==> flow/design.v <==
`timescale 1ns / 1ps
module BMU( HD1, HD2, HD3, HD4, HD5, HD6, HD7, HD8, HD9, HD10, HD11, HD12, HD13, HD14, HD15, HD16, Rx, len, clock, reset
    );
output  [1:0] HD1;
output  [1:0] HD2;
output  [1:0] HD3;
output  [1:0] HD4;
output  [1:0] HD5;
output  [1:0] HD6;
output  [1:0] HD7;
output  [1:0] HD8;
output  [1:0] HD9;
output  [1:0] HD10;
output  [1:0] HD11;
output  [1:0] HD12;
output  [1:0] HD13;
output  [1:0] HD14;
output  [1:0] HD15;
output  [1:0] HD16;
input [1:0] Rx;
input len;
input reset;
input clock;
   reg [1:0] 	 HD1;
   reg [1:0] 	 HD2;
   reg [1:0] 	 HD3;
   reg [1:0] 	 HD4;
   reg [1:0] 	 HD5;
   reg [1:0] 	 HD6;
   reg [1:0] 	 HD7;
   reg [1:0] 	 HD8;
   reg [1:0] 	 HD9;
   reg [1:0] 	 HD10;
   reg [1:0] 	 HD11;
   reg [1:0] 	 HD12;
   reg [1:0] 	 HD13;
   reg [1:0] 	 HD14;
   reg [1:0] 	 HD15;
   reg [1:0] 	 HD16; 
always@(posedge clock or posedge reset)
begin
if(reset)
begin
HD1<=0; HD9<=0;
HD2<=0; HD10<=0;
HD3<=0; HD11<=0;
HD4<=0; HD12<=0;
HD5<=0; HD13<=0;
HD6<=0; HD14<=0;
HD7<=0; HD15<=0;
HD8<=0; HD16<=0;
end
else if(len)
begin
case(Rx)
					2'b00: begin
                         HD1 <=2'b00; HD2 <=2'b10; HD3 <=2'b01; HD4 <=2'b01;
                         HD5 <=2'b10; HD6 <=2'b00; HD7 <=2'b01; HD8 <=2'b01;
                         HD9 <=2'b10; HD10<=2'b00; HD11<=2'b01; HD12<=2'b01;
                         HD13<=2'b00; HD14<=2'b10; HD15<=2'b01; HD16<=2'b01;
                      end
               2'b01: begin
                         HD1 <=2'b01; HD2 <=2'b01; HD3 <=2'b00; HD4 <=2'b10;
                         HD5 <=2'b01; HD6 <=2'b01; HD7 <=2'b10; HD8 <=2'b00;
                         HD9 <=2'b01; HD10<=2'b01; HD11<=2'b10; HD12<=2'b00;
                         HD13<=2'b01; HD14<=2'b01; HD15<=2'b00; HD16<=2'b10;
                      end
               2'b10: begin
                         HD1 <=2'b01; HD2 <=2'b01; HD3 <=2'b10; HD4 <=2'b00;
                         HD5 <=2'b01; HD6 <=2'b01; HD7 <=2'b00; HD8 <=2'b10;
                         HD9 <=2'b01; HD10<=2'b01; HD11<=2'b00; HD12<=2'b10;
                         HD13<=2'b01; HD14<=2'b01; HD15<=2'b10; HD16<=2'b00;
                      end
               2'b11: begin
                         HD1 <=2'b10; HD2 <=2'b00; HD3 <=2'b01; HD4 <=2'b01;
                         HD5 <=2'b00; HD6 <=2'b10; HD7 <=2'b01; HD8 <=2'b01;
                         HD9 <=2'b00; HD10<=2'b10; HD11<=2'b01; HD12<=2'b01;
                         HD13<=2'b10; HD14<=2'b00; HD15<=2'b01; HD16<=2'b01;
                      end
          endcase 
end
end
endmodule
`timescale 1ns / 1ps
module Add_Compare(acs_pm_survivor, acs_label, acs_pm_ina, HD_ina, acs_pm_inb, HD_inb, norm, aen, clock, reset
    );
output [3:0] acs_pm_survivor;
output acs_label;
input [3:0] acs_pm_ina;
input [3:0] acs_pm_inb;
input [1:0] HD_ina;
input [1:0] HD_inb;
input [3:0] norm;
input aen;
input clock;
input reset;
reg [3:0] acs_pm_survivor;
reg  acs_label; 
reg [3:0] suma;
reg [3:0] sumb;
wire [4:0] adda = (acs_pm_ina - norm) + HD_ina;
wire [4:0] addb = (acs_pm_inb - norm) + HD_inb;
always@(posedge clock or posedge reset)
begin
if(reset)
suma<=0;
else
begin
if(aen && adda[4])
suma<=4'b1111;
else if(aen)
suma<=adda[3:0];
end
end
always@(posedge clock or posedge reset)
begin
if(reset)
sumb<=0;
else if(aen && addb[4])
sumb<=4'b1111;
else if(aen)
sumb<=addb[3:0];
end
always@(suma or sumb)
begin
if(suma<=sumb)
begin
acs_pm_survivor=suma;
acs_label=1'b0;
end
else
begin
acs_pm_survivor=sumb;
acs_label=1'b1;
end
end
endmodule
`timescale 1ns / 1ps
module ACSU(acs0_pm_out, acs1_pm_out, acs2_pm_out, acs3_pm_out, 
                 acs4_pm_out, acs5_pm_out, acs6_pm_out, acs7_pm_out,
                 acs0_label,  acs1_label,  acs2_label,  acs3_label, 
                 acs4_label,  acs5_label,  acs6_label,  acs7_label,
                 acs0_pm_ina,  acs0_pm_inb, HD0_ina, HD0_inb,
                 acs1_pm_ina,  acs1_pm_inb, HD1_ina, HD1_inb,
                 acs2_pm_ina,  acs2_pm_inb, HD2_ina, HD2_inb,
                 acs3_pm_ina,  acs3_pm_inb, HD3_ina, HD3_inb,
                 acs4_pm_ina,  acs4_pm_inb, HD4_ina, HD4_inb,
                 acs5_pm_ina,  acs5_pm_inb, HD5_ina, HD5_inb,
                 acs6_pm_ina,  acs6_pm_inb, HD6_ina, HD6_inb,
                 acs7_pm_ina,  acs7_pm_inb, HD7_ina, HD7_inb,
                 norm, aen, clock, reset
                );
   output [3:0] acs0_pm_out;
   output [3:0] acs1_pm_out;
   output [3:0] acs2_pm_out;
   output [3:0] acs3_pm_out;
   output [3:0] acs4_pm_out;
   output [3:0] acs5_pm_out;
   output [3:0] acs6_pm_out;
   output [3:0] acs7_pm_out;
   output  acs0_label;
   output  acs1_label;
   output  acs2_label;
   output  acs3_label;
   output  acs4_label;
   output  acs5_label;
   output  acs6_label;
   output  acs7_label;
   input [3:0]  acs0_pm_ina;
   input [3:0]  acs1_pm_ina;
   input [3:0]  acs2_pm_ina;
   input [3:0]  acs3_pm_ina;
   input [3:0]  acs4_pm_ina;
   input [3:0]  acs5_pm_ina;
   input [3:0]  acs6_pm_ina;
   input [3:0]  acs7_pm_ina;
   input [3:0]  acs0_pm_inb;
   input [3:0]  acs1_pm_inb;
   input [3:0]  acs2_pm_inb;
   input [3:0]  acs3_pm_inb;
   input [3:0]  acs4_pm_inb;
   input [3:0]  acs5_pm_inb;
   input [3:0]  acs6_pm_inb;
   input [3:0]  acs7_pm_inb;
   input [1:0] 	   HD0_ina;
   input [1:0] 	   HD1_ina;
   input [1:0] 	   HD2_ina;
   input [1:0] 	   HD3_ina;
   input [1:0] 	   HD4_ina;
   input [1:0] 	   HD5_ina;
   input [1:0] 	   HD6_ina;
   input [1:0] 	   HD7_ina;
   input [1:0] 	   HD0_inb;
   input [1:0] 	   HD1_inb;
   input [1:0] 	   HD2_inb;
   input [1:0] 	   HD3_inb;
   input [1:0] 	   HD4_inb;
   input [1:0] 	   HD5_inb;
   input [1:0] 	   HD6_inb;
   input [1:0] 	   HD7_inb;   
   input [3:0] norm;
   input aen;
   input clock;
   input reset;
Add_Compare DUT0 (.acs_pm_survivor(acs0_pm_out), 
               .acs_label(acs0_label),
               .acs_pm_ina(acs0_pm_ina), 
               .HD_ina(HD0_ina), 
               .acs_pm_inb(acs0_pm_inb), 
               .HD_inb(HD0_inb),
               .norm(norm),
               .aen(aen),
               .clock(clock),
               .reset(reset)
              );
Add_Compare DUT1 (.acs_pm_survivor(acs1_pm_out),
               .acs_label(acs1_label), 
               .acs_pm_ina(acs1_pm_ina), 
               .HD_ina(HD1_ina), 
               .acs_pm_inb(acs1_pm_inb), 
               .HD_inb(HD1_inb),
               .norm(norm),
               .aen(aen),
               .clock(clock),
               .reset(reset)
              );
Add_Compare DUT2 (.acs_pm_survivor(acs2_pm_out), 
               .acs_label(acs2_label),
               .acs_pm_ina(acs2_pm_ina), 
               .HD_ina(HD2_ina),
               .acs_pm_inb(acs2_pm_inb), 
               .HD_inb(HD2_inb),
               .norm(norm),
               .aen(aen),
               .clock(clock),
               .reset(reset)
              );
Add_Compare DUT3 (.acs_pm_survivor(acs3_pm_out), 
               .acs_label(acs3_label),
               .acs_pm_ina(acs3_pm_ina), 
               .HD_ina(HD3_ina),
               .acs_pm_inb(acs3_pm_inb), 
               .HD_inb(HD3_inb),
               .norm(norm),
               .aen(aen),
               .clock(clock),
               .reset(reset)
              );
Add_Compare DUT4 (.acs_pm_survivor(acs4_pm_out), 
               .acs_label(acs4_label),
               .acs_pm_ina(acs4_pm_ina), 
               .HD_ina(HD4_ina),
               .acs_pm_inb(acs4_pm_inb), 
               .HD_inb(HD4_inb),
               .norm(norm),
               .aen(aen),
               .clock(clock),
               .reset(reset)
              );
Add_Compare DUT5 (.acs_pm_survivor(acs5_pm_out), 
               .acs_label(acs5_label),
               .acs_pm_ina(acs5_pm_ina), 
               .HD_ina(HD5_ina),
               .acs_pm_inb(acs5_pm_inb), 
               .HD_inb(HD5_inb),               
               .norm(norm),
               .aen(aen),
               .clock(clock),
               .reset(reset)
               );
Add_Compare DUT6 (.acs_pm_survivor(acs6_pm_out), 
               .acs_label(acs6_label),
               .acs_pm_ina(acs6_pm_ina), 
               .HD_ina(HD6_ina),
               .acs_pm_inb(acs6_pm_inb), 
               .HD_inb(HD6_inb),
               .norm(norm),
               .aen(aen),
               .clock(clock),
               .reset(reset)
              );
Add_Compare DUT7 (.acs_pm_survivor(acs7_pm_out), 
               .acs_label(acs7_label),
               .acs_pm_ina(acs7_pm_ina), 
               .HD_ina(HD7_ina),
               .acs_pm_inb(acs7_pm_inb), 
               .HD_inb(HD7_inb),
               .norm(norm),
               .aen(aen),
               .clock(clock),
               .reset(reset)
              );
endmodule 
`timescale 1ns / 1ps
module Decision( bstate, flag_metric, in0, in1, in2, in3, in4 ,in5, in6, in7);
output [2:0] bstate;
output [3:0] flag_metric;
input [3:0] in0;
input [3:0] in1;
input [3:0] in2;
input [3:0] in3;
input [3:0] in4;
input [3:0] in5;
input [3:0] in6;
input [3:0] in7;
reg [2:0] bstate;
reg [3:0] min01;
reg [3:0] min23;
reg [3:0] min45;
reg [3:0] min67;
reg [3:0] min0123;
reg [3:0] min4567;
reg [3:0] flag_metric; 
always@(*)
begin
if(in0<=in1)
min01=in0;
else
min01=in1;
if(in2<=in3)
min23=in2;
else
min23=in3;
if(in4<=in5)
min45=in4;
else
min45=in5;
if(in6<=in7)
min67=in6;
else
min67=in7;
if(min01<=min23)
min0123=min01;
else
min0123=min23;
if(min45<=min67)
min4567=min45;
else
min4567=min67;
if(min0123<=min4567)
flag_metric=min0123;
else
flag_metric=min4567;
end
always@(*)
begin
bstate=3'b000;
if(flag_metric==in0)
bstate=3'b000;
if(flag_metric==in1)
bstate=3'b001;
if(flag_metric==in2)
bstate=3'b010;
if(flag_metric==in3)
bstate=3'b011;
if(flag_metric==in4)
bstate=3'b100;
if(flag_metric==in5)
bstate=3'b101;
if(flag_metric==in6)
bstate=3'b110;
if(flag_metric==in7)
bstate=3'b111;
end
endmodule
module controlpath (Dx,  oen,  len, aen, 
                     A0_out, A1_out, A2_out, A3_out, A4_out, A5_out, A6_out, A7_out,
                     A0_in,  A1_in,  A2_in,  A3_in,  A4_in,  A5_in,  A6_in,  A7_in,
                     acs0_label,  acs1_label,  acs2_label,  acs3_label,  acs4_label,  acs5_label,  acs6_label,  acs7_label,
                     min_metric, seqrdy, reset, clock 
                    );
   output  Dx;
   output [3:0] min_metric;
   output           oen;
   output           len;
   output          aen;
   output [3:0] A0_out;
   output [3:0] A1_out;
   output [3:0] A2_out;
   output [3:0] A3_out;
   output [3:0] A4_out;
   output [3:0] A5_out;
   output [3:0] A6_out;
   output [3:0] A7_out;
   input [3:0] A0_in;
   input [3:0] A1_in;
   input [3:0] A2_in;
   input [3:0] A3_in;
   input [3:0] A4_in;
   input [3:0] A5_in;
   input [3:0] A6_in;
   input [3:0] A7_in;
   input   acs0_label;
   input   acs1_label;
   input   acs2_label;
   input   acs3_label;
   input   acs4_label;
   input   acs5_label;
   input   acs6_label;
   input   acs7_label;
   input 	  seqrdy;
   input 	  reset;
   input 	  clock;
   reg [14:0]   P0;
   reg [14:0]   P1;
   reg [14:0]   P2;
   reg [14:0]   P3;
   reg [14:0]   P4;
   reg [14:0]   P5;
   reg [14:0]   P6;
   reg [14:0]   P7;
   reg [3:0]   A0;
   reg [3:0]   A1;
   reg [3:0]   A2;
   reg [3:0]   A3;
   reg [3:0]   A4;
   reg [3:0]   A5;
   reg [3:0]   A6;
   reg [3:0]   A7;
   reg [3:0] 	  write_ptr;
   reg [3:0] 	  trace_ptr;
   reg [2:0] 	  tb_reg;
   reg 		   len;
   reg 		  aen;
   reg 		  wen;
   reg 		  ten;
   reg 		   oen;
   parameter [6:0] 
                   RESET           =7'b0000001,
                   calc_HD         =7'b0000010,
                   add_HD          =7'b0000100,
                   write_state     =7'b0001000,
                   beststate       =7'b0010000,
                   traceback       =7'b0100000,
						 output_DX       =7'b1000000;
   reg [6:0] next_state;
   wire [2:0] min_state;
   Decision UUT_TB (.bstate(min_state), .flag_metric(min_metric),
                         .in0(A0_out), .in1(A1_out), .in2(A2_out), .in3(A3_out), 
                         .in4(A4_out), .in5(A5_out), .in6(A6_out), .in7(A7_out));
   assign Dx = ( oen) ? tb_reg[0] : 1'b0;
   assign A0_out = (write_ptr>0) ? A0_in:A0;
   assign A1_out = (write_ptr>0) ? A1_in:A1;
   assign A2_out = (write_ptr>0) ? A2_in:A2;
   assign A3_out = (write_ptr>0) ? A3_in:A3;
   assign A4_out = (write_ptr>0) ? A4_in:A4;
   assign A5_out = (write_ptr>0) ? A5_in:A5;
   assign A6_out = (write_ptr>0) ? A6_in:A6;
   assign A7_out = (write_ptr>0) ? A7_in:A7;
   always @(posedge clock or posedge reset)
     begin
	if (reset)
	  begin
	     P0 <=0; P1 <=0; P2 <=0; P3 <=0; P4 <=0; P5 <=0; P6 <=0; P7 <=0;
	  end
	else
	  begin
             if (wen && write_ptr>0)
               begin
                  P0   <={acs0_label, P0[14:1]};									 
                  P1   <={acs1_label, P1[14:1]};									 
                  P2   <={acs2_label, P2[14:1]};
                  P3   <={acs3_label, P3[14:1]};
                  P4   <={acs4_label, P4[14:1]};
                  P5   <={acs5_label, P5[14:1]};
                  P6   <={acs6_label, P6[14:1]};
                  P7   <={acs7_label, P7[14:1]};		  
               end	  
      end
	  end
   always @(posedge clock or posedge reset)
     begin
	if (reset)
	  begin
	     A0 <=0;       A1 <=4'b1111; A2 <=4'b1111; A3 <=4'b1111; 
             A4 <=4'b1111; A5 <=4'b1111; A6 <=4'b1111; A7 <=4'b1111;
	  end
	else
	  begin
             if (wen)
               begin
                  A0 <=A0_in; A1 <=A1_in; A2 <=A2_in; A3 <=A3_in; 
                  A4 <=A4_in; A5 <=A5_in; A6 <=A6_in; A7 <=A7_in;
               end
	  end
     end
   always @(posedge clock or posedge reset)
     begin
	if (reset)
	  tb_reg <=0;
	else
	  begin
	     if (next_state==write_state)
	        tb_reg <=min_state;
	     else if (ten)
               begin
                  case (tb_reg)
                    3'b000 : tb_reg <={P0[trace_ptr],tb_reg[2:1]};
                    3'b001 : tb_reg <={P1[trace_ptr],tb_reg[2:1]};
                    3'b010 : tb_reg <={P2[trace_ptr],tb_reg[2:1]};
                    3'b011 : tb_reg <={P3[trace_ptr],tb_reg[2:1]};
                    3'b100 : tb_reg <={P4[trace_ptr],tb_reg[2:1]};
                    3'b101 : tb_reg <={P5[trace_ptr],tb_reg[2:1]};
                    3'b110 : tb_reg <={P6[trace_ptr],tb_reg[2:1]};
                    3'b111 : tb_reg <={P7[trace_ptr],tb_reg[2:1]};
                  endcase
	       end
	  end
     end
   always @ (posedge clock or posedge reset)
     begin
        if (reset)
          begin
              len <=0; aen <=0; wen <=0; ten <=0;  oen <=0;
	     write_ptr    <=0;
	     trace_ptr    <=0;
             next_state   <= RESET;
          end
        else
          begin
             case(next_state)
               RESET:      begin
		             if (seqrdy)
			       begin
                                   len <=0; aen <=0; wen <=0; ten <=0;  oen <=0;
                                  next_state <=calc_HD;
			       end
		             else
			       next_state <=RESET;
                           end  
               calc_HD:    begin
                               len <=1; aen <=0; wen <=0; ten <=0;  oen <=0;
                              next_state   <= add_HD;
                           end 
               add_HD:        begin
                             if (seqrdy)
                               begin
                               len <=0; aen <=1; wen <=0; ten <=0;  oen <=0;
                              next_state   <= write_state;
                               end
                             else
                              next_state   <= add_HD;
                           end 
               write_state: begin
                                 if (write_ptr < 14)
                                   begin
                                       len <=0; aen <=0; wen <=1; ten <=0;  oen <=0;
				      write_ptr <=write_ptr+1;
                                      next_state   <= calc_HD;
                                   end
                                else if (write_ptr == 14)
                                   begin
				       len <=0; aen <=0; wen <=1; ten <=0;  oen <=0;
				      write_ptr <=write_ptr+1;
                                      next_state   <= beststate;
			           end
                              end  
               beststate:    begin
                                  len <=0; aen <=0; wen <=0; ten <=0;  oen <=0;
		                 ;
		                 write_ptr    <=14;
		  		 trace_ptr    <=14;
                                 next_state   <= traceback;
                              end 
               traceback:     begin
                                 if (trace_ptr >1)
                                   begin
                                       len <=0; aen <=0; wen <=0; ten <=1;  oen <=0;
		                      trace_ptr    <=trace_ptr-1; 
                                      next_state   <= traceback;
                                   end	    
                                 else if (trace_ptr == 1) 
                                   begin
                                       len <=0; aen <=0; wen <=0; ten <=0;  oen <=0;
                                      next_state   <= output_DX;
	                           end
                              end 
               output_DX:     begin
                                       len <=0; aen <=0; wen <=0; ten <=0;  oen <=1;
                                      next_state   <= calc_HD;
                end 
	    endcase 
	 end 
   end 
endmodule
`timescale 1ns / 1ps
module Viterbi(Dx, Rx, oen, rxrdy, clock, seqrdy,reset
    );
output Dx;
output oen;
output rxrdy;
input [1:0] Rx;
input seqrdy;
input reset;
input clock;
wire[3:0] A0_out;
wire[3:0] A1_out;
wire[3:0] A2_out;
wire[3:0] A3_out;
wire[3:0] A4_out;
wire[3:0] A5_out;
wire[3:0] A6_out;
wire[3:0] A7_out;
 wire [3:0] acs0_pm_out;
 wire [3:0] acs1_pm_out;
 wire [3:0] acs2_pm_out;
 wire [3:0] acs3_pm_out;
 wire [3:0] acs4_pm_out;
 wire [3:0] acs5_pm_out;   
 wire [3:0] acs6_pm_out;   
 wire [3:0] acs7_pm_out;
wire acs0_label;
wire acs1_label;
wire acs2_label;
wire acs3_label;
wire acs4_label;
wire acs5_label;
wire acs6_label;
wire acs7_label;
wire len;
wire aen;
wire [3:0] min_metric;
assign rxrdy = len;
wire [1:0] HD1;	wire [1:0] HD9;
wire [1:0] HD2;	wire [1:0] HD10;
wire [1:0] HD3;   wire [1:0] HD11;
wire [1:0] HD4;	wire [1:0] HD12;
wire [1:0] HD5;	wire [1:0] HD13;
wire [1:0] HD6;	wire [1:0] HD14;
wire [1:0] HD7;	wire [1:0] HD15;
wire [1:0] HD8;	wire [1:0] HD16;
BMU U1(.HD1(HD1), .HD2(HD2), .HD3(HD3), .HD4(HD4), .HD5(HD5), .HD6(HD6), .HD7(HD7), .HD8(HD8), .HD9(HD9), .HD10(HD10), .HD11(HD11), .HD12(HD12), .HD13(HD13), .HD14(HD14), .HD15(HD15), .HD16(HD16), .Rx(Rx), .len(len & seqrdy), .clock(clock), .reset(reset)
);
ACSU U2(.acs0_pm_out(acs0_pm_out), .acs1_pm_out(acs1_pm_out), 
              .acs2_pm_out(acs2_pm_out), .acs3_pm_out(acs3_pm_out), 
              .acs4_pm_out(acs4_pm_out), .acs5_pm_out(acs5_pm_out), 
              .acs6_pm_out(acs6_pm_out), .acs7_pm_out(acs7_pm_out),
              .acs0_label(acs0_label),   .acs1_label(acs1_label), 
              .acs2_label(acs2_label),   .acs3_label(acs3_label), 
              .acs4_label(acs4_label),   .acs5_label(acs5_label), 
              .acs6_label(acs6_label),   .acs7_label(acs7_label),
              .acs0_pm_ina(A0_out),  .acs0_pm_inb(A4_out), .HD0_ina(HD1), .HD0_inb(HD9),
              .acs1_pm_ina(A0_out),  .acs1_pm_inb(A4_out), .HD1_ina(HD2), .HD1_inb(HD10),
              .acs2_pm_ina(A1_out),  .acs2_pm_inb(A5_out), .HD2_ina(HD3), .HD2_inb(HD11),
              .acs3_pm_ina(A1_out),  .acs3_pm_inb(A5_out), .HD3_ina(HD4), .HD3_inb(HD12),
              .acs4_pm_ina(A2_out),  .acs4_pm_inb(A6_out), .HD4_ina(HD5), .HD4_inb(HD13),
              .acs5_pm_ina(A2_out),  .acs5_pm_inb(A6_out), .HD5_ina(HD6), .HD5_inb(HD14),
              .acs6_pm_ina(A3_out),  .acs6_pm_inb(A7_out), .HD6_ina(HD7), .HD6_inb(HD15),
              .acs7_pm_ina(A3_out),  .acs7_pm_inb(A7_out), .HD7_ina(HD8), .HD7_inb(HD16),
	      .norm(min_metric), .aen(aen), .reset(reset), .clock(clock)
              );
				 controlpath U3(.Dx(Dx), .oen(oen), .len(len), .aen(aen), 
                 .A0_out(A0_out), .A1_out(A1_out), .A2_out(A2_out), .A3_out(A3_out), 
                 .A4_out(A4_out), .A5_out(A5_out), .A6_out(A6_out), .A7_out(A7_out),
                 .A0_in(acs0_pm_out), .A1_in(acs1_pm_out), .A2_in(acs2_pm_out), .A3_in(acs3_pm_out),  
                 .A4_in(acs4_pm_out), .A5_in(acs5_pm_out), .A6_in(acs6_pm_out), .A7_in(acs7_pm_out),
                 .acs0_label(acs0_label), .acs1_label(acs1_label), .acs2_label(acs2_label), .acs3_label(acs3_label), 
                 .acs4_label(acs4_label), .acs5_label(acs5_label), .acs6_label(acs6_label), .acs7_label(acs7_label),
                 .min_metric(min_metric), .seqrdy(seqrdy), .reset(reset), .clock(clock)
                );
endmodule
# [Tool chain data of Viterbi]
# The steps from the RTL of Viterbi to its reports follow in flow order.
# Line numbers count from 1 in the design file above.
# Library cell names are shortened.
# The mark n/a stands for no value.
[design] top_module="Viterbi" clock_port="clock" lib="sky130hd" pvt_corner="tt_025C_1v80"

# [After elaboration]
# Source: Yosys, flattened and elaborated, memories not mapped. Widths are those after wreduce. Registers that Yosys merges into a memory's read port (data or address) are not register bits. Print and check cells do not count. Equal cells are merged and count once.
[bits] regBits=247 word_cells=289 output_inout_bits=3 in_bits=5
[op_classes] equal=32 n_reduce_logical=55 muxes=104 n_shift=8 compare=18 logic=1 n_addsub=26
[ops] operator="4-bit two-way mux" n=59
[ops] operator="15-bit by 4-bit variable part select with 1-bit output" n=8
[ops] operator="5-bit by 2-bit adder with 5-bit output" n=16
[ops] operator="4-bit <= comparator" n=15
[ops] operator="7-bit case mux with 7-bit select" n=1
[ops] operator="4-bit by 4-bit subtractor with 5-bit output" n=8
[ops] operator="2-bit nonzero test" n=19
[ops] operator="4-bit == test" n=7
[ops] operator="7-bit two-way mux" n=4
[ops] operator="3-bit case mux with 8-bit select" n=1
[ops] operator="2-bit case mux with 3-bit select" n=4
[ops] operator="3-bit two-way mux" n=8
[ops] operator="1-bit two-way mux" n=19
[ops] operator="1-bit logical AND" n=17
[ops] operator="4-bit case mux with 2-bit select" n=2
[ops] operator="1-bit case mux with 5-bit select" n=3
[ops] operator="3-bit == test with constant B" n=4
[ops] operator="4-bit AND reduction" n=3
[ops] operator="6-bit nonzero test" n=2
[ops] operator="2-bit OR reduction" n=5
[ops] operator="4-bit by 1-bit greater-than comparator with 1-bit output with constant B" n=2
[ops] operator="1-bit case mux with 4-bit select" n=2
[ops] operator="7-bit by 1-bit == test with 1-bit output with constant B" n=1
[ops] operator="7-bit by 2-bit == test with 1-bit output with constant B" n=1
[ops] operator="7-bit by 3-bit == test with 1-bit output with constant B" n=1
[ops] operator="7-bit by 4-bit == test with 1-bit output with constant B" n=1
[ops] operator="7-bit by 5-bit == test with 1-bit output with constant B" n=1
[ops] operator="7-bit by 6-bit == test with 1-bit output with constant B" n=1
# Not listed: further kinds 24, cells in them 29.

# [Logic depth]
# Yosys ltp: most cells in a row. Word level: on the elaborated netlist, between registers, memories and ports. Mapped: between sequential cells and ports; inverters and the memories' decode and read muxes count.
[depth] ltp_word=18 ABC_AREA=0 depth_mapped=43 depth_no_buf=42

# [Mapped cells and area]
# The flow's flattened synthesis, as Yosys stat reports it; memories are mapped. The netlist is that of the ABC_AREA named above (0 if unset); the other value can give another one.
[synth_totals] mapped_area_um2=16518.3 cells=1642 seqArea_um2=6167.2 n_buf=77 ffs=245
[types] cell="dfrtp_1" n=216 area_total_um2=5.41E+03
[types] cell="mux2_2" n=135 area_total_um2=1.52E+03
[types] cell="ha_1" n=118 area_total_um2=1.48E+03
[types] cell="dfstp_2" n=29 area_total_um2=761.981
[types] cell="a21oi_1" n=132 area_total_um2=660.634
[types] cell="nor2_1" n=175 area_total_um2=656.88
[types] cell="mux2i_1" n=63 area_total_um2=630.605
[types] cell="mux4_2" n=27 area_total_um2=608.083
[types] cell="fa_1" n=24 area_total_um2=480.461
[types] cell="inv_1" n=122 area_total_um2=457.939
[types] cell="o21ai_0" n=77 area_total_um2=385.37
[types] cell="xnor2_1" n=32 area_total_um2=280.269
[types] cell="nand2_1" n=62 area_total_um2=232.723
[types] cell="xor2_1" n=26 area_total_um2=227.718
[types] cell="clkbuf_1" n=54 area_total_um2=202.694
[types] cell="nor2b_1" n=23 area_total_um2=143.888
[types] cell="nand3_1" n=26 area_total_um2=130.125
[types] cell="a31oi_1" n=20 area_total_um2=125.12
# Not listed: further types 57, cells in them 281.
# The figures by module come from a second, unflattened synthesis with its own total; it is not the netlist above.
[hier_totals] cells_unflattened=1638 area_unflattened_um2=17478.0
# Each row is one instance without its submodules.
[modules] module="controlpath" cells=649 seq_area_um2=4415.5 mod_area_um2=8356.8 instances=1
[modules] module="Add_Compare" cells=89 seq_area_um2=200.2 mod_area_um2=865.8 instances=8
[modules] module="Decision" cells=229 seq_area_um2=0.0 mod_area_um2=1686.6 instances=1
[modules] module="BMU" cells=47 seq_area_um2=150.1 mod_area_um2=501.7 instances=1
[modules] module="Viterbi" cells=1 seq_area_um2=0.0 mod_area_um2=6.3 instances=1
[modules] module="ACSU" cells=0 seq_area_um2=0.0 mod_area_um2=0.0 instances=1

# [Timing after synthesis]
# OpenSTA on the mapped netlist: ideal clock, no wires. The path of least setup slack (recovery checks aside). Input and output delay are each 20% of the period. Register names are those of the netlist, which keeps one name where synthesis merged equal registers.
[synth_timing] kind="reg-to-reg" startpoint="register U3.write_ptr[0]" endpoint="register U2.DUT0.sumb[3]" path_delay_ns=8.816 stages=38 setup_time_ns=0.141 launch_ns=0.000 arrival_ns=8.675 t_required_ns=7.859 n_path_buf=5 tclk_ns=8.0 slack_ns=-0.816 period_less_setup_slack_ns=8.816
# "path_delay_ns" = arrival - input delay + setup time.
# "stages": output pins that drive a net of the path, with the launching flip-flop's if there is one; two outputs of one cell count as two.
# "period_less_setup_slack_ns" = period - worst setup slack (recovery checks aside). The figure is calculated, with input and output delays left at 20% of the set period.
# The rows between start and end are the longest chain of elaborated cells between them; the timing report does not say that the signal goes this way. Where chains are equally long, one stands for them.
# A line is the first line of the expression or statement that the cell stems from. Yosys adds cells for indexed reads and writes and turns some case tables into memories.
# A register here has more assigning lines than the two given.
[synth_via] path_cell_list="dfrtp_1 -> inv_1 -> ha_1 -> nand2_1 -> clkbuf_1 -> clkbuf_1 -> clkbuf_1 -> buf_1 -> buf_1 -> o21ai_0 -> ha_1 -> and3b_1 -> a2111oi_4 -> o21ai_1 -> nor3b_1 -> a221o_1 -> ha_1 -> o21a_1 -> [... 2 more ...] -> mux2i_1 -> ha_1 -> a21oi_1 -> a21oi_1 -> maj3_1 -> a22o_1 -> o21ai_0 -> ha_1 -> fa_1 -> inv_1 -> ha_1 -> a21oi_1 -> nor3_1 -> a21oi_1 -> o31ai_1 -> a211oi_1 -> xnor2_1 -> a31oi_1" elab_chain_len=12 cells_between=29 cone_classes="add/sub: 2; compare: 8; mux: 17; reduce/logical: 2"
[synth_lines] item="start, declared" line_no=420 rtl="reg [3:0] write_ptr;"
[synth_lines] item="start, assigned" line_no=548 rtl="write_ptr <=write_ptr+1;"
[synth_lines] item="start, assigned" line_no=554 rtl="write_ptr <=write_ptr+1;"
[synth_lines] item="4-bit by 1-bit greater-than comparator with 1-bit output" line_no=442 rtl="assign A0_out = (write_ptr>0) ? A0_in:A0;"
[synth_lines] item="4-bit two-way mux" line_no=442
[synth_lines] item="4-bit <= comparator" line_no=316 rtl="if(in0<=in1)"
[synth_lines] item="4-bit two-way mux" line_no=316
[synth_lines] item="4-bit <= comparator" line_no=332 rtl="if(min01<=min23)"
[synth_lines] item="4-bit two-way mux" line_no=332
[synth_lines] item="4-bit <= comparator" line_no=340 rtl="if(min0123<=min4567)"
[synth_lines] item="4-bit two-way mux" line_no=340
[synth_lines] item="4-bit by 4-bit subtractor with 5-bit output" line_no=102 rtl="wire [4:0] addb = (acs_pm_inb - norm) + HD_inb;"
[synth_lines] item="5-bit by 2-bit adder with 5-bit output" line_no=102
[synth_lines] item="4-bit two-way mux" line_no=121 rtl="else if(aen)"
[synth_lines] item="4-bit two-way mux" line_no=119 rtl="else if(aen && addb[4])"
[synth_lines] item="end, assigned" line_no=118 rtl="sumb<=0;"
[synth_lines] item="end, assigned" line_no=122 rtl="sumb<=addb[3:0];"
[synth_lines] item="end, declared" line_no=100 rtl="reg [3:0] sumb;"

# [Path in the finished layout]
# From the final timing report of run 2: the path of least setup slack in the routed layout; clock arrival at registers is part of the times.
[layout_timing] kind="reg-to-reg" startpoint="register U2.DUT3.suma[2]" endpoint="register U2.DUT3.suma[3]" setup_time_ns=0.08 stages=36 t_required_ns=12.01 tclk_ns=11.5 arrival_ns=9.04 slack_ns=2.97 n_path_buf=1 launch_ns=0.60
# The rows between start and end are the longest chain of elaborated cells between them; the timing report does not say that the signal goes this way. Where chains are equally long, one stands for them.
# A register here has more assigning lines than the two given.
[layout_via] path_cell_list="dfrtp_1 -> ha_1 -> o21ai_0 -> a21oi_1 -> o21a_1 -> mux2i_1 -> a21oi_1 -> inv_1 -> ha_1 -> o21ai_0 -> nor3b_1 -> nor3b_1 -> a221o_1 -> ha_1 -> o21a_1 -> o21a_1 -> o21ai_4 -> mux2i_2 -> ha_1 -> a21oi_2 -> a21oi_1 -> maj3_1 -> a22o_4 -> nand2_1 -> o21ai_2 -> buf_4 -> ha_1 -> fa_1 -> inv_2 -> ha_1 -> a21oi_2 -> mux2i_1 -> o21ai_0 -> o221ai_1 -> mux2_2 -> o211ai_1" elab_chain_len=13 cells_between=15 lines_between=8 cone_classes="add/sub: 2; compare: 4; mux: 7; reduce/logical: 2"
[layout_lines] item="start, declared" line_no=99 rtl="reg [3:0] suma;"
[layout_lines] item="start, assigned" line_no=106 rtl="suma<=0;"
[layout_lines] item="start, assigned" line_no=112 rtl="suma<=adda[3:0];"
[layout_lines] item="4-bit <= comparator" line_no=126 rtl="if(suma<=sumb)"
[layout_lines] item="4-bit two-way mux" line_no=126
[layout_lines] item="4-bit two-way mux" line_no=445 rtl="assign A3_out = (write_ptr>0) ? A3_in:A3;"
[layout_lines] item="4-bit <= comparator" line_no=320 rtl="if(in2<=in3)"
[layout_lines] item="4-bit two-way mux" line_no=320
[layout_lines] item="4-bit <= comparator" line_no=332 rtl="if(min01<=min23)"
[layout_lines] item="4-bit two-way mux" line_no=332
[layout_lines] item="4-bit <= comparator" line_no=340 rtl="if(min0123<=min4567)"
[layout_lines] item="4-bit two-way mux" line_no=340
[layout_lines] item="4-bit by 4-bit subtractor with 5-bit output" line_no=101 rtl="wire [4:0] adda = (acs_pm_ina - norm) + HD_ina;"
[layout_lines] item="5-bit by 2-bit adder with 5-bit output" line_no=101
[layout_lines] item="4-bit two-way mux" line_no=111 rtl="else if(aen)"
[layout_lines] item="4-bit two-way mux" line_no=109 rtl="if(aen && adda[4])"
[layout_lines] item="end, assigned" line_no=110 rtl="suma<=4'b1111;"
[layout_lines] item="end, assigned" line_no=112
[layout_lines] item="end, declared" line_no=99

Data sheet: physical implementation of Viterbi

Top module Viterbi; platform sky130hd; tools Yosys and OpenROAD; 3 stored runs in no particular order. Input and output delays are each 20% of the period that was set; the output load is 0.01 pF.
"achieved clock period" is the run's clock period less its worst setup slack. It is reckoned from that one timing run; input and output delays stay at 20% of the period that was set.
[run 1] settings: ABC_AREA=1, CAP_MARGIN=20, CELL_PAD_IN_SITES_GLOBAL_PLACEMENT=1, CORE_UTILIZATION=68, CTS_CLUSTER_SIZE=25, GPL_ROUTABILITY_DRIVEN=0, MAX_ROUTING_LAYER=met5, PLACE_DENSITY_LB_ADDON=0.07, SETUP_SLACK_MARGIN=0.55, SLEW_MARGIN=25, period_ns=8.85, CORE_MARGIN=2
[run 1] result: did not finish, placement stopped with FLW-0024
[run 2] settings: CELL_PAD_IN_SITES_DETAIL_PLACEMENT=1, CORE_UTILIZATION=20, CTS_CLUSTER_SIZE=53, GPL_ROUTABILITY_DRIVEN=0, MIN_ROUTING_LAYER=met1, PLACE_DENSITY_LB_ADDON=0.17, SETUP_SLACK_MARGIN=2.76, TNS_END_PERCENT=40, period_ns=11.5, CAP_MARGIN=20, CORE_MARGIN=2, SLEW_MARGIN=20
[run 2] result: chip area after synthesis (Yosys) 16518.3 um^2, die area 84905.2 um^2, utilization 0.24, worst setup slack after layout 2.974 ns, worst hold slack 0.477 ns, achieved clock period 8.526 ns
[run 3] settings: CORE_ASPECT_RATIO=0.99, CORE_MARGIN=3, CORE_UTILIZATION=21, CTS_CLUSTER_DIAMETER=348, CTS_CLUSTER_SIZE=57, MAX_ROUTING_LAYER=met4, SLEW_MARGIN=10, period_ns=7.8, CAP_MARGIN=20
[run 3] result: chip area after synthesis (Yosys) 16518.3 um^2, die area 82060.2 um^2, utilization 0.274, worst setup slack after layout 0.039 ns, worst hold slack 0.489 ns, achieved clock period 7.761 ns
